==> flow/design.v <==
`timescale 1ns/100ps
module mult_stage( input clock, reset, start, nuke, 
		   input [63:0] product_in, mplier_in, mcand_in,
		   output logic done,
		   output logic [63:0] product_out, mplier_out, mcand_out
		  );
	logic [63:0] prod_in_reg, partial_prod_reg;
	logic [63:0] partial_product, next_mplier, next_mcand;
	assign product_out = prod_in_reg + partial_prod_reg;
	assign partial_product = mplier_in[7:0] * mcand_in;
	assign next_mplier = {8'b0,mplier_in[63:8]};
	assign next_mcand = {mcand_in[55:0],8'b0};
	always_ff @(posedge clock) begin
		prod_in_reg      <= product_in;
		partial_prod_reg <= partial_product;
		mplier_out       <= next_mplier;
		mcand_out        <= next_mcand;
	end
	always_ff @(posedge clock) begin
		if(reset)
			done <= 1'b0;
		else if(nuke)
			done <= 1'b0;
		else
			done <= start;
	end
endmodule
`timescale 1ns/100ps
module mult(	input clock, reset, nuke, 
		input [63:0] mcand, mplier,
		input start,
		output [63:0] product,
		output done
	   );
  	logic [63:0] mcand_out, mplier_out;
  	logic [(7*64)-1:0] internal_products, internal_mcands, internal_mpliers;
  	logic [6:0] internal_dones;
	mult_stage mstage [7:0]  (
		.clock(clock),
		.reset(reset),
		.nuke(nuke), 
		.product_in({internal_products,64'h0}),
		.mplier_in({internal_mpliers,mplier}),
		.mcand_in({internal_mcands,mcand}),
		.start({internal_dones,start}),
		.product_out({product,internal_products}),
		.mplier_out({mplier_out,internal_mpliers}),
		.mcand_out({mcand_out,internal_mcands}),
		.done({done,internal_dones})
	);
endmodule
Subject: tool reports on mult

Hi,

* Step by step through the tools: mult *
Each step is given for the RTL above and for the edited RTL.
Lines under "unedited" count in the file above, lines under "edited" in the edited file.
"difference": "edited" minus "unedited" as printed here. "relative change": 100 x difference / "unedited".
Operators: Yosys type, input widths -> output width; for muxes data width and select width s.
Library cell names are shortened.
A cell with - has no value.

set-up
  design top = mult
  clock input = clock
  cell library = sky130hd
  library corner = tt_025C_1v80

* Diff *
The edit as a unified diff against the file above.
The edit is scripted: it alters the design's behaviour and was not made to optimise anything.

begin of diff
@@ -7,5 +7,5 @@
 	logic [63:0] prod_in_reg, partial_prod_reg;
 	logic [63:0] partial_product, next_mplier, next_mcand;
-	assign product_out = prod_in_reg + partial_prod_reg;
+	assign product_out = prod_in_reg - partial_prod_reg;
 	assign partial_product = mplier_in[7:0] * mcand_in;
 	assign next_mplier = {8'b0,mplier_in[63:8]};
end of diff

* Elaborated design *
Source: Yosys, flattened and elaborated, memories not mapped. Widths are those after wreduce. Registers that Yosys merges into a memory's read port (data or address) are not register bits. Print and check cells do not count. Equal cells are merged and count once.

operators by class
  item                       unedited  edited  difference  relative change (%)
  add/subtract/negate cells  7         8       +1          +14.29
  $mul                       8         8       0           0.00
  reduce/logical cells       1         1       0           0.00

operator list
  kind                   unedited  edited  difference  relative change (%)
  $add 64x64->64         7         0       -7          -100.00
  $sub 64x64->64         0         7       +7          -
  $sub 1x64->64 const A  0         1       +1          -

Unchanged operator kinds not shown: 9.

storage and ports
  item                         unedited  edited  difference  relative change (%)
  flip-flop bits (word level)  1192      1192    0           0.00
  bits of input ports          132       132     0           0.00
  output and inout bits        65        65      0           0.00
  elaborated cells             53        54      +1          +1.89

* Longest topological paths *
Yosys ltp: most cells in a row. Word level: on the elaborated netlist, between registers, memories and ports. Mapped: between sequential cells and ports; inverters and the memories' decode and read muxes count.

logic depth
  item                       unedited  edited  difference  relative change (%)
  depth in word-level cells  1         1       0           0.00
  ABC_AREA                   0         0       -           -
  mapped depth               23        23      0           0.00

* After synthesis *
Source: synth_stat.txt of the flow (Yosys; design flattened, memories mapped). It holds for the ABC_AREA given above (unset counts as 0); a run with the other value may have another netlist.

cells by type
  cell type  unedited  edited  difference  relative change (%)
  inv_1      1262      1462    +200        +15.85
  nor2_1     251       291     +40         +15.94
  xnor2_1    401       433     +32         +7.98
  nand2_1    768       799     +31         +4.04
  nor2b_1    47        78      +31         +65.96
  clkbuf_1   232       259     +27         +11.64
  xor2_1     129       154     +25         +19.38
  nor3_1     54        79      +25         +46.30
  a21oi_1    381       397     +16         +4.20
  and3_1     28        40      +12         +42.86
  a21o_1     232       221     -11         -4.74
  nand4_1    43        54      +11         +25.58
  or3_1      13        24      +11         +84.62
  a211o_1    6         16      +10         +166.67
  and4_1     14        5       -9          -64.29
  a211oi_1   35        42      +7          +20.00
  o31ai_1    18        25      +7          +38.89
  nand3_1    90        84      -6          -6.67

Unchanged cell types not shown: 12.
The list need not be complete.

synthesis totals
  item                      unedited  edited   difference  relative change (%)
  cells in the netlist      9442      9940     +498        +5.27
  chip area (Yosys) (um^2)  94169.1   96749.0  +2579.9     +2.74
  flip-flop cells           1192      1192     0           0.00
  buffer cells              289       321      +32         +11.07

By module: a second synthesis without flattening, with its own total; a netlist apart from the flattened one above.

second synthesis, totals
  item                                     unedited  edited    difference  relative change (%)
  cell total of the unflattened synthesis  19361     20377     +1016       +5.25
  area (unflattened synthesis) (um^2)      184750.9  188614.6  +3863.7     +2.09

Each row is one instance without its submodules.

by module, unedited
  module      times used  cells  area (um^2)
  mult_stage  8           2420   23093.4
  mult        1           1      3.8

by module, edited
  module      times used  cells  area (um^2)
  mult_stage  8           2547   23576.4
  mult        1           1      3.8

* Timing after synthesis *
Source: OpenSTA report_checks on the synthesized netlist (no wires, ideal clock, input and output delay 20% of the period each), path of least setup slack; recovery checks are left aside. Register names are those of the netlist, which keeps one name where synthesis merged equal registers.

timing path after synthesis
  item                           unedited                            edited                              difference  relative change (%)
  path type                      input port to flip-flop             input port to flip-flop             -           -
  start                          in mplier[5]                        in mplier[7]                        -           -
  end                            reg mstage[0].partial_prod_reg[48]  reg mstage[0].partial_prod_reg[60]  -           -
  period (ps)                    7000                                7000                                0           0.00
  input delay (ps)               1400                                1400                                0           0.00
  setup time (ps)                125                                 124                                 -1          -
  arrival (ps)                   6360                                6499                                +139        +2.19
  required time (ps)             6875                                6876                                +1          +0.01
  slack (ps)                     516                                 376                                 -140        -
  path delay (ps)                5085                                5223                                +138        +2.71
  stages                         22                                  20                                  -2          -9.09
  path buffers                   2                                   2                                   0           0.00
  synthesis period reached (ps)  6484                                6624                                +140        +2.16

"path delay" = arrival - input delay + setup time.
"stages": output pins that drive a net of the path, with the launching flip-flop's if there is one; two outputs of one cell count as two.
"synthesis period reached" = period - worst setup slack (recovery checks aside). The figure is calculated, with input and output delays left at 20% of the set period.
Between the ends stands the longest chain of elaborated cells between them, by number of cells; it is not shown to be the way that was timed. Of several equally long chains one is given.
A line is the first line of the expression or statement that the cell stems from. Yosys adds cells for indexed reads and writes and turns some case tables into memories.

on the way, after synthesis, unedited
  cells stage by stage = clkbuf_1 > clkbuf_1 > nand2_1 > fa_1 > inv_1 > fa_1 > fa_1 > inv_1 > fa_1 > inv_1 > ha_1 > a2111oi_0 > o21ai_0 > a32oi_1 > o21ai_0 > a21oi_1 > o21ai_0 > o21ai_0 > o41a_1 > o21ai_0 > a21oi_1 > xnor2_1
  length of the longest elaborated chain = 1
  elaborated cells on any way between the ends = 1
  source lines of those cells = 1

RTL lines, path after synthesis, unedited
  item                line  RTL
  start: declaration  30    input [63:0] mcand, mplier,
  $mul 8x64->64       10
  end: assignment     15
  end: declaration    7     logic [63:0] prod_in_reg, partial_prod_reg;

on the way, after synthesis, edited
  cells stage by stage = clkbuf_1 > clkbuf_1 > and2_1 > fa_1 > fa_1 > fa_1 > inv_1 > fa_1 > inv_1 > ha_1 > a2111oi_0 > a21oi_1 > a221o_1 > o21a_1 > o21a_1 > a31o_2 > a2111oi_1 > o21ai_0 > a21oi_1 > xnor2_1
  length of the longest elaborated chain = 1
  elaborated cells on any way between the ends = 1
  source lines of those cells = 1

RTL lines, path after synthesis, edited
  item                line  RTL
  start: declaration  30    input [63:0] mcand, mplier,
  $mul 8x64->64       10
  end: assignment     15
  end: declaration    7     logic [63:0] prod_in_reg, partial_prod_reg;

* Worst path after layout *
From the final timing report of the runs of set A: the path of least setup slack in the routed layout; clock arrival at registers is part of the times.
The path's times are printed in steps of 10 ps; the period is the one set.

timing path after layout
  item                unedited                            edited                              difference  relative change (%)
  path type           input port to flip-flop             input port to flip-flop             -           -
  start               in mplier[2]                        in mcand[10]                        -           -
  end                 reg mstage[0].partial_prod_reg[59]  reg mstage[0].partial_prod_reg[57]  -           -
  period (ps)         7000                                7000                                0           0.00
  input delay (ps)    1400                                1400                                0           0.00
  setup time (ps)     70                                  110                                 +40         -
  arrival (ps)        7310                                7460                                +150        +2.05
  required time (ps)  7710                                7710                                0           0.00
  slack (ps)          400                                 260                                 -140        -
  stages              22                                  23                                  +1          +4.55
  path buffers        3                                   4                                   +1          +33.33

Between the ends stands the longest chain of elaborated cells between them, by number of cells; it is not shown to be the way that was timed. Of several equally long chains one is given.

on the way, after layout, unedited
  cells stage by stage = clkdlybuf4s50_1 > buf_12 > and2_1 > fa_1 > fa_1 > fa_1 > inv_1 > fa_1 > inv_1 > ha_1 > a21o_1 > or3_1 > o2111ai_1 > o211ai_1 > a21oi_1 > buf_4 > nor4_1 > o21ai_0 > nand2_1 > a221o_1 > a21boi_0 > xnor2_1
  length of the longest elaborated chain = 1
  elaborated cells on any way between the ends = 1
  source lines of those cells = 1

RTL lines, path after layout, unedited
  item                line  RTL
  start: declaration  30    input [63:0] mcand, mplier,
  $mul 8x64->64       10
  end: assignment     15
  end: declaration    7     logic [63:0] prod_in_reg, partial_prod_reg;

on the way, after layout, edited
  cells stage by stage = clkdlybuf4s50_1 > and2_1 > fa_1 > fa_1 > fa_1 > inv_1 > fa_1 > inv_1 > ha_1 > nand4_1 > nor3_1 > o211ai_1 > buf_4 > a21oi_1 > o32ai_2 > buf_4 > o22ai_1 > o21ai_1 > buf_4 > o31ai_1 > a21o_1 > a21oi_1 > xnor2_1
  length of the longest elaborated chain = 1
  elaborated cells on any way between the ends = 1
  source lines of those cells = 1

RTL lines, path after layout, edited
  item                line  RTL
  start: declaration  30    input [63:0] mcand, mplier,
  $mul 8x64->64       10
  end: assignment     15
  end: declaration    7     logic [63:0] prod_in_reg, partial_prod_reg;

* Measured runs *
Runs of the flow (Yosys, OpenROAD) on both versions; the two runs of a pair have the same settings. The constraints put input and output delay at 20% of the set period each and load the outputs with 0.01 pF.

flow settings, set A
  CORE_UTILIZATION = 40
  period_ns = 7.0
  CAP_MARGIN = 20
  CORE_MARGIN = 2
  SLEW_MARGIN = 20

measured results, set A
  item                                    unedited  edited    difference  relative change (%)
  netlist area reported by Yosys (um^2)   94169.1   96749.0   +2579.9     +2.74
  die size (um^2)                         239322.0  245823.0  +6501.0     +2.72
  utilization of the finished layout (%)  45.0      45.2      +0.2        -
  setup slack of the worst path (ps)      402       255       -147        -
  setup TNS (ps)                          0         0         0           -
  smallest hold slack (ps)                307       301       -6          -
  power (uW)                              50975     54912     +3937       +7.72

flow settings, set B
  CAP_MARGIN = 0
  CELL_PAD_IN_SITES_DETAIL_PLACEMENT = 1
  CORE_ASPECT_RATIO = 1.1
  CORE_UTILIZATION = 48
  CTS_CLUSTER_DIAMETER = 253
  CTS_CLUSTER_SIZE = 78
  GPL_TIMING_DRIVEN = 1
  MAX_ROUTING_LAYER = met4
  MIN_ROUTING_LAYER = met1
  PLACE_DENSITY_LB_ADDON = 0.06
  SETUP_SLACK_MARGIN = -0.32
  SLEW_MARGIN = 40
  period_ns = 6.69
  CORE_MARGIN = 2

measured results, set B
  item                                    unedited  edited    difference  relative change (%)
  netlist area reported by Yosys (um^2)   94169.1   96749.0   +2579.9     +2.74
  die size (um^2)                         199748.0  205170.0  +5422.0     +2.71
  utilization of the finished layout (%)  51.9      52.0      +0.1        -
  setup slack of the worst path (ps)      -84       -33       +51         -
  setup TNS (ps)                          -182      -36       +146        -
  smallest hold slack (ps)                319       243       -76         -
  power (uW)                              49148     53489     +4341       +8.83

By "power" is meant OpenSTA's value without simulated activity: inputs other than the clock are taken to toggle once in ten clock periods, and the tool carries that through the logic.

Regards
